==> flow/design.v <==
module alu (
    input  [18:0] a,
    input  [18:0] b,
    input  [4:0]  opcode,
    output reg [37:0] outau
);
always @(*) begin
    case (opcode)
        5'b00000: outau = {19'b0, a + b};         
        5'b00001: outau = {19'b0, a - b};         
        5'b00010: outau = a * b;                  
        5'b00011: outau = (b != 0) ? {19'b0, a / b} : 38'b0;  
        5'b00100: outau = {19'b0, a + 19'd1};     
        5'b00101: outau = {19'b0, a - 19'd1};     
        5'b00110: outau = {19'b0, a & b};         
        5'b00111: outau = {19'b0, a | b};         
        5'b01000: outau = {19'b0, a ^ b};         
        5'b01001: outau = {19'b0, ~a};            
        default : outau = 38'b0;                  
    endcase
end
endmodule
module program_counter (
    input clk,
    input rst,
    input pc_enable,
    input [1:0] pc_sel,            
    input [18:0] target_addr,      
    output reg [18:0] pc
);
always @(posedge clk or posedge rst) begin
    if (rst) begin
        pc <= 19'd0;
    end 
    else if (pc_enable) begin
        case (pc_sel)
            2'b00: pc <= pc + 1;         
            2'b01: pc <= target_addr;        
            2'b10: pc <= target_addr;        
            2'b11: pc <= target_addr;        
        endcase
    end
end
endmodule
module inst_reg (
    input clk,
    input load_IR,
    input [18:0] ins,               
    output reg [4:0] opcode,        
    output reg [3:0] rs1, rs2, rd,  
    output reg [13:0] addr_imm,     
    output reg [5:0] branch_offset  
);
    localparam OPC_ADD   = 5'd0,
               OPC_SUB   = 5'd1,
               OPC_MUL   = 5'd2,
               OPC_DIV   = 5'd3,
               OPC_INC   = 5'd4,
               OPC_DEC   = 5'd5,
               OPC_AND   = 5'd6,
               OPC_OR    = 5'd7,
               OPC_XOR   = 5'd8,
               OPC_NOT   = 5'd9,
               OPC_LD    = 5'd10,
               OPC_ST    = 5'd11,
               OPC_BEQ   = 5'd12,
               OPC_BNE   = 5'd13,
               OPC_JMP   = 5'd14,
               OPC_CALL  = 5'd15;
    always @(posedge clk) begin
        if (load_IR) begin
            opcode <= ins[18:14];
            rs1 <= 4'd0;
            rs2 <= 4'd0;
            rd <= 4'd0;
            addr_imm <= 14'd0;
            branch_offset <= 6'd0;
            case (ins[18:14])
                OPC_ADD, OPC_SUB, OPC_MUL, OPC_DIV,
                OPC_INC, OPC_DEC, OPC_AND, OPC_OR,
                OPC_XOR, OPC_NOT: begin
                    rs1 <= ins[13:10];
                    rs2 <= ins[9:6];
                    rd  <= ins[5:2];
                end
                OPC_LD, OPC_ST: begin
                    rs1 <= ins[13:10];             
                    rs2 <= ins[9:6];               
                    addr_imm <= {8'd0, ins[5:0]};  
                end
                OPC_BEQ, OPC_BNE: begin
                    rs1 <= ins[13:10];            
                    rs2 <= ins[9:6];              
                    branch_offset <= ins[5:0];    
                end
                OPC_JMP, OPC_CALL: begin
                    addr_imm <= ins[13:0];        
                end
                default: begin
                end
            endcase
        end
    end
endmodule
module reg_file (
    input clk,
    input rst,
    input reg_write,                  
    input [4:0] read_reg1,            
    input [4:0] read_reg2,            
    input [4:0] write_reg,            
    input [18:0] write_data,          
    output [18:0] read_data1,         
    output [18:0] read_data2          
);
    reg [18:0] registers [0:31];
    assign read_data1 = registers[read_reg1];
    assign read_data2 = registers[read_reg2];
    integer i;
    always @(posedge clk or posedge rst) begin
        if (rst) begin
            for (i = 0; i < 32; i = i + 1)
                registers[i] <= 19'd0;
        end else if (reg_write) begin
                        registers[write_reg] <= write_data;
        end
    end
endmodule
module control_unit (
    input clk, rst,
    input [4:0] opcode,                     	 
    input regs_equal,				 
    output reg mem_read,			 
    output reg mem_write,			 
    output reg reg_write,			 
    output reg load_IR,				 
    output reg pc_enable,			 
    output reg [4:0] ALU_op,			 
    output reg [1:0] pc_sel,			 
    output halted				 
);
    parameter FETCH = 3'b000, EXECUTE = 3'b001, MEMORY = 3'b010,
              WRITBK = 3'b011, CONTROL = 3'b100, HALT = 3'b101;
    reg [2:0] state, next_state;
    assign halted = (state == HALT);
    always @(posedge clk or posedge rst) begin
        if (rst)
            state <= FETCH;
        else
            state <= next_state;
    end
    always @(*) begin
        case (state)
            FETCH: next_state = EXECUTE;
            EXECUTE: begin
                case (opcode)
                    5'b01010, 5'b01011: next_state = MEMORY;   				 
                    5'b01100, 5'b01101, 5'b01110, 5'b01111: next_state = CONTROL;	 
                    5'b00000, 5'b00001, 5'b00010, 5'b00011, 5'b00100,
                    5'b00101, 5'b00110, 5'b00111, 5'b01000, 5'b01001: next_state = WRITBK;  
                    5'b11111: next_state = HALT;					 
                    default: next_state = FETCH;					 
                endcase
            end
            MEMORY: begin
                if (opcode == 5'b01010)
                    next_state = WRITBK;	  
                else
                    next_state = FETCH;  	 
            end
            WRITBK: next_state = FETCH;
            CONTROL: next_state = FETCH;
            HALT: next_state = HALT;
            default: next_state = FETCH;
        endcase
    end
    always @(*) begin
        mem_read = 0;
        mem_write = 0;
        reg_write = 0;
        load_IR = 0;
        pc_enable = 0;
        ALU_op = 5'b00000;
        pc_sel = 2'b00;
        case (state)
            FETCH: begin
                mem_read = 1;
                load_IR = 1;
                pc_enable = 1;
                pc_sel = 2'b00;
            end
            EXECUTE: begin
                ALU_op = opcode;
            end
            MEMORY: begin
                if (opcode == 5'b01010)
                    mem_read = 1;        
                else
                    mem_write = 1;       
            end
            WRITBK: begin
                ALU_op = opcode;
                if (opcode != 5'b01011)  
                    reg_write = 1;
            end
            CONTROL: begin
                case (opcode)
                    5'b01100: begin pc_enable = regs_equal;  pc_sel = 2'b01; end  
                    5'b01101: begin pc_enable = !regs_equal; pc_sel = 2'b01; end  
                    5'b01110, 5'b01111: begin pc_enable = 1; pc_sel = 2'b10; end  
                    default: ;
                endcase
            end
            default: ;
        endcase
    end
endmodule
module top_module (
    input clk,
    input rst,
    output [18:0] imem_addr,               
    input  [18:0] imem_rdata,              
    output [8:0]  dmem_addr,               
    input  [18:0] dmem_rdata,              
    output [18:0] dmem_wdata,              
    output        dmem_we,                 
    output        halt                     
);
    wire [4:0] opcode;
    wire [3:0] rs1, rs2, rd;
    wire [13:0] addr_imm;
    wire [5:0] branch_offset;
    wire [4:0] alu_opcode;
    wire [1:0] pc_sel;
    wire [18:0] reg_data1, reg_data2;
    wire [37:0] alu_result;
    wire mem_read, mem_write, reg_write, load_IR, pc_enable;
    wire [18:0] pc_value;
    wire [18:0] target_addr;
    reg [18:0] mem_read_data;
    always @(posedge clk) begin
        if (mem_read)
            mem_read_data <= dmem_rdata;
    end
    wire is_load = (opcode == 5'b01010);
    wire [3:0]  wb_reg  = is_load ? rs2 : rd;
    wire [18:0] wb_data = is_load ? mem_read_data : alu_result[18:0];
    wire [18:0] ea      = reg_data1 + {5'd0, addr_imm};
    assign imem_addr  = pc_value;
    assign dmem_addr  = ea[8:0];
    assign dmem_wdata = reg_data2;
    assign dmem_we    = mem_write;
    assign target_addr = (pc_sel == 2'b01) ? (pc_value + {{13{branch_offset[5]}}, branch_offset}) : {5'd0, addr_imm};
    program_counter PC (
        .clk(clk),
        .rst(rst),
        .pc_enable(pc_enable),
        .pc_sel(pc_sel),
        .target_addr(target_addr),
        .pc(pc_value)
    );
    inst_reg IR (
        .clk(clk),
        .load_IR(load_IR),
        .ins(imem_rdata),
        .opcode(opcode),
        .rs1(rs1),
        .rs2(rs2),
        .rd(rd),
        .addr_imm(addr_imm),
        .branch_offset(branch_offset)
    );
    control_unit CU (
        .clk(clk),
        .rst(rst),
        .opcode(opcode),
        .regs_equal(reg_data1 == reg_data2),
        .mem_read(mem_read),
        .mem_write(mem_write),
        .reg_write(reg_write),
        .load_IR(load_IR),
        .pc_enable(pc_enable),
        .ALU_op(alu_opcode),
        .pc_sel(pc_sel),
        .halted(halt)
    );
    reg_file RF (
        .clk(clk),
        .rst(rst),
        .reg_write(reg_write),
        .read_reg1({1'b0, rs1}),
        .read_reg2({1'b0, rs2}),
        .write_reg({1'b0, wb_reg}),
        .write_data(wb_data),
        .read_data1(reg_data1),
        .read_data2(reg_data2)
    );
    alu ALU (
        .a(reg_data1),
        .b(reg_data2),
        .opcode(alu_opcode),
        .outau(alu_result)
    );
endmodule
[From RTL to reports: top_module]
The steps from the RTL of top_module to its reports follow in flow order.
Line numbers count from 1 in the design file above.
Library cell names are shortened.
The mark - stands for no value.
Set-up
  top: top_module
  clock input: clk
  cell library: sky130hd
  library corner: tt_025C_1v80

[Word-level counts]
Counts by Yosys on the flattened word-level netlist (proc, flatten, opt, wreduce). Print and check cells are left out. Cells with the same type and inputs are merged into one.
Yosys's memory passes give these memory sizes; they may raise the number of words (mostly to a power of two), join words into wider ones and drop unused or constant bits.
Bit counts
  flip-flop bits (word level): 382
  latch bits: 0
  bits in writable memories: 0
  bits in read-only memories: 96
  word width x clocked read ports: 3
  memories: 1
  output and inout bits: 49
  elaborated cells: 181
Operators by class
  add/subtract/negate cells: 7
  $mul: 1
  div/mod/pow operators: 1
  order comparisons: 0
  eq/ne operators: 84
  shifts and indexed selects: 0
  mux-type cells: 24
  bitwise gates (word level): 4
  reductions and logical operators: 34
Memories
  (no name shown): depth 32, bits a word 3, read ports 1, write ports 0, line 156  | case (opcode)
Operators by type and width (number)
  19-bit case mux with 16-bit select: 2
  19-bit by 19-bit divider with 19-bit output: 1
  19-bit by 19-bit multiplier with 19-bit output: 1
  19-bit case mux with 10-bit select: 1
  4-bit == test (second input constant): 24
  5-bit by 4-bit == test with 1-bit output (second input constant): 15
  19-bit two-way mux: 3
  4-bit by 3-bit == test with 1-bit output (second input constant): 12
  5-bit by 3-bit == test with 1-bit output (second input constant): 8
  19-bit by 1-bit adder with 19-bit output (second input constant): 2
  19-bit adder: 2
  19-bit case mux with 2-bit select: 1
  2-bit AND reduction: 16
  14-bit case mux with 2-bit select: 1
  5-bit logical NOT: 5
  4-bit by 2-bit == test with 1-bit output (second input constant): 6
  5-bit by 2-bit == test with 1-bit output (second input constant): 4
  19-bit by 1-bit subtractor with 19-bit output (second input constant): 1
  19-bit subtractor: 1
  19-bit == test: 1
  19-bit AND: 1
  19-bit OR: 1
  19-bit XOR: 1
  19-bit inverter: 1
  19-bit nonzero test: 1
  14-bit OR reduction: 1
  2-bit OR reduction: 6
  4-bit by 1-bit == test with 1-bit output (second input constant): 3
Other operator kinds: 21; their cells: 33.

[Longest topological paths]
Depth = most cells in a row (Yosys ltp): at word level without a register or memory, in the mapped netlist without a sequential cell, where the memories' decode and read muxes count.
Depth
  depth in word-level cells: 7
  ABC_AREA: 0
  depth in mapped cells: 216
  mapped depth without buffers: 198

[After synthesis]
The flow's flattened synthesis, as Yosys stat reports it; memories are mapped. The netlist is that of the ABC_AREA named above (0 if unset); the other value can give another one.
Cell types
  dfrtp_1: number 326, area in all 8.16E+03 um^2
  ha_1: number 358, area in all 4.48E+03 um^2
  fa_1: number 127, area in all 2.54E+03 um^2
  a21oi_1: number 383, area in all 1.92E+03 um^2
  nand2_1: number 462, area in all 1.73E+03 um^2
  o21ai_0: number 344, area in all 1.72E+03 um^2
  edfxtp_1: number 56, area in all 1.68E+03 um^2
  nor2_1: number 445, area in all 1.67E+03 um^2
  inv_1: number 297, area in all 1.11E+03 um^2
  mux2_2: number 96, area in all 1.08E+03 um^2
  xnor2_1: number 111, area in all 972.182 um^2
  mux2i_1: number 73, area in all 730.701 um^2
  o21a_1: number 88, area in all 660.634 um^2
  nor3_1: number 125, area in all 625.6 um^2
  clkbuf_1: number 163, area in all 611.837 um^2
  xor2_1: number 65, area in all 569.296 um^2
  a22oi_1: number 70, area in all 525.504 um^2
  a21o_1: number 65, area in all 487.968 um^2
Not listed: further types 93, cells in them 1142.
Synthesis totals
  standard cells after synthesis: 4796
  mapped area: 0.0396843 mm^2
  flip-flops: 385
  buffer cells: 273
By module: a second synthesis without flattening, with its own total; a netlist apart from the flattened one above.
Unflattened totals
  cell total of the unflattened synthesis: 6372
  area total of the unflattened synthesis: 0.0602553 mm^2
Rows give one instance, submodules left out.
Modules
  reg_file: instances 1, cells 2680, area 0.0310435 mm^2
  alu: instances 1, cells 3141, area 0.0236802 mm^2
  top_module: instances 1, cells 279, area 0.0025399 mm^2
  inst_reg: instances 1, cells 74, area 0.0013801 mm^2
  program_counter: instances 1, cells 154, area 0.0012675 mm^2
  control_unit: instances 1, cells 44, area 0.0003441 mm^2

[Path before layout]
OpenSTA on the mapped netlist: ideal clock, no wires. The path of least setup slack (recovery checks aside). Input and output delay are each 20% of the period. Register names are those of the netlist, which keeps one name where synthesis merged equal registers.
Timing after synthesis
  path kind: flip-flop to flip-flop
  start point: reg IR.rs2[0]
  end point: reg RF.registers[9][0]
  clock period: 38500 ps
  library setup time: 136 ps
  launch time at the first pin: 0 ps
  arrival time: 41695 ps
  slack: -3331 ps
  path delay: 41831 ps
  stages on the path: 198
  path buffers: 20
  synthesis period reached: 41831 ps
"path delay" = arrival - input delay + setup time.
"stages on the path": output pins that drive a net of the path, with the launching flip-flop's if there is one; two outputs of one cell count as two.
"synthesis period reached" is the clock period less the worst setup slack; recovery checks do not enter. This is arithmetic on one report: input and output delays are still those of the set period (20% each).
Between the ends stands the longest chain of elaborated cells between them, by number of cells; it is not shown to be the way that was timed. Of several equally long chains one is given.
A line is the first line of the expression or statement that the cell stems from. Yosys adds cells for indexed reads and writes and turns some case tables into memories.
At most two assigning lines are given for a register; there are more.
Between the ends, after synthesis
  path through: edfxtp_1 -> buf_4 -> buf_6 -> buf_4 -> buf_4 -> buf_2 -> buf_2 -> mux2_2 -> nand2_1 -> o21ai_0 -> o32ai_1 -> clkbuf_1 -> ha_1 -> nor2_1 -> nor3_1 -> nand3_1 -> nor3_1 -> or2_2 -> [... 162 more ...] -> o21ai_1 -> clkbuf_1 -> mux2_2 -> ha_1 -> o21a_1 -> o21a_1 -> o21a_1 -> o21ai_0 -> nand2b_1 -> a21oi_1 -> o21a_1 -> o21ai_0 -> a2111oi_0 -> o21a_1 -> o221ai_1 -> a22oi_1 -> buf_2 -> o21ai_0
  cells in the longest elaborated chain: 6
RTL lines, path after synthesis
  from (decl): line 50  | output reg [3:0] rs1, rs2, rd,
  from (assign): line 83  | rs2 <= ins[9:6];
  from (assign): line 88  | rs2 <= ins[9:6];
  4-bit == test: line 118  | assign read_data2 = registers[read_reg2];
  19-bit case mux with 16-bit select: line 118
  19-bit by 19-bit divider with 19-bit output: line 12  | 5'b00011: outau = (b != 0) ? {19'b0, a / b} : 38'b0;
  19-bit two-way mux: line 12
  19-bit case mux with 10-bit select: line 8  | case (opcode)
  19-bit two-way mux: line 247  | wire [18:0] wb_data = is_load ? mem_read_data : alu_result[18:0];
  to (assign): line 123  | registers[i] <= 19'd0;
  to (assign): line 125  | registers[write_reg] <= write_data;
  to (decl): line 116  | reg [18:0] registers [0:31];

[Timing after layout]
From the final timing report of entry C: the path of least setup slack in the routed layout; clock arrival at registers is part of the times.
The path's times are printed in steps of 10 ps; the period is the one set.
Timing after layout
  path kind: flip-flop to flip-flop
  start point: reg IR.rs2[3]
  end point: reg RF.registers[14][0]
  clock period: 60500 ps
  library setup time: 150 ps
  launch time at the first pin: 640 ps
  arrival time: 52650 ps
  slack: 8340 ps
  stages on the path: 210
  path buffers: 25
Between the ends stands the longest chain of elaborated cells between them, by number of cells; it is not shown to be the way that was timed. Of several equally long chains one is given.
At most two assigning lines are given for a register; there are more.
Between the ends, after layout
  path through: edfxtp_1 -> buf_4 -> buf_6 -> buf_6 -> buf_2 -> buf_2 -> mux2_2 -> a221oi_1 -> nor3_2 -> nor2_4 -> buf_16 -> buf_8 -> inv_1 -> nor2_1 -> a31oi_1 -> or2_2 -> ha_1 -> o21a_1 -> [... 174 more ...] -> clkbuf_4 -> mux2_2 -> ha_1 -> o21a_1 -> o21a_1 -> o21a_1 -> o21ai_0 -> nand2b_1 -> a21oi_1 -> o21a_1 -> o21ai_0 -> a2111oi_1 -> o21a_1 -> o221ai_1 -> a22oi_1 -> buf_4 -> buf_2 -> o21ai_0
  cells in the longest elaborated chain: 6
RTL lines, path after layout
  from (decl): line 50  | output reg [3:0] rs1, rs2, rd,
  from (assign): line 83  | rs2 <= ins[9:6];
  from (assign): line 88  | rs2 <= ins[9:6];
  4-bit == test: line 118  | assign read_data2 = registers[read_reg2];
  19-bit case mux with 16-bit select: line 118
  19-bit by 19-bit divider with 19-bit output: line 12  | 5'b00011: outau = (b != 0) ? {19'b0, a / b} : 38'b0;
  19-bit two-way mux: line 12
  19-bit case mux with 10-bit select: line 8  | case (opcode)
  19-bit two-way mux: line 247  | wire [18:0] wb_data = is_load ? mem_read_data : alu_result[18:0];
  to (assign): line 123  | registers[i] <= 19'd0;
  to (assign): line 125  | registers[write_reg] <= write_data;
  to (decl): line 116  | reg [18:0] registers [0:31];

==> runs of top_module <==
Top module top_module; platform sky130hd; tools Yosys and OpenROAD; 3 stored runs in no particular order. Input and output delays are each 20% of the period that was set; the output load is 0.01 pF.
"achieved clock period": clock period set for the run, less the worst setup slack. It is reckoned from that one timing run; input and output delays stay at 20% of the period that was set.
By "worst setup path time" is meant the share of the clock period that the worst setup path is allowed (20% is reserved at inputs, 20% at outputs), minus its slack. Clock arrival times at its registers enter into it.
"worst setup path time" is known to 10 ps.
[entry A] settings: CAP_MARGIN=0, CORE_UTILIZATION=41, CTS_CLUSTER_DIAMETER=175, GPL_TIMING_DRIVEN=1, MAX_ROUTING_LAYER=met4, MIN_ROUTING_LAYER=met2, PLACE_DENSITY=0.68, SETUP_SLACK_MARGIN=5.0, TNS_END_PERCENT=80, period_ns=61.3, CORE_MARGIN=2, SLEW_MARGIN=20
[entry A] result: did not finish, routing stopped with GRT-0116
[entry B] settings: ABC_AREA=1, CELL_PAD_IN_SITES_GLOBAL_PLACEMENT=2, CORE_ASPECT_RATIO=1.93, CORE_MARGIN=7, CORE_UTILIZATION=72, CTS_CLUSTER_DIAMETER=137, CTS_CLUSTER_SIZE=96, GPL_ROUTABILITY_DRIVEN=0, GPL_TIMING_DRIVEN=1, MAX_ROUTING_LAYER=met4, MIN_ROUTING_LAYER=met1, PLACE_DENSITY_LB_ADDON=0.08, SETUP_SLACK_MARGIN=1.32, SLEW_MARGIN=35, TNS_END_PERCENT=55, period_ns=36.9, CAP_MARGIN=20
[entry B] result: did not finish, placement stopped with FLW-0024
[entry C] settings: ABC_AREA=0, CELL_PAD_IN_SITES_DETAIL_PLACEMENT=1, CELL_PAD_IN_SITES_GLOBAL_PLACEMENT=2, CORE_ASPECT_RATIO=0.81, CORE_UTILIZATION=17, CTS_CLUSTER_SIZE=34, GPL_ROUTABILITY_DRIVEN=1, GPL_TIMING_DRIVEN=0, HOLD_SLACK_MARGIN=0.17, MAX_ROUTING_LAYER=met4, MIN_ROUTING_LAYER=met1, PLACE_DENSITY_LB_ADDON=0.0, SETUP_SLACK_MARGIN=5.0, SLEW_MARGIN=35, period_ns=60.5, CAP_MARGIN=20, CORE_MARGIN=2
[entry C] result: chip area after synthesis (Yosys) 0.0396843 mm^2, die area 0.23734 mm^2, standard-cell area of the final layout 0.0483238 mm^2, utilization 20.8 %, worst setup slack after layout 8339 ps, total negative slack 0 ps, worst hold slack 465 ps, achieved clock period 52161 ps, worst setup path time 52160 ps, worst setup path kind flip-flop to flip-flop
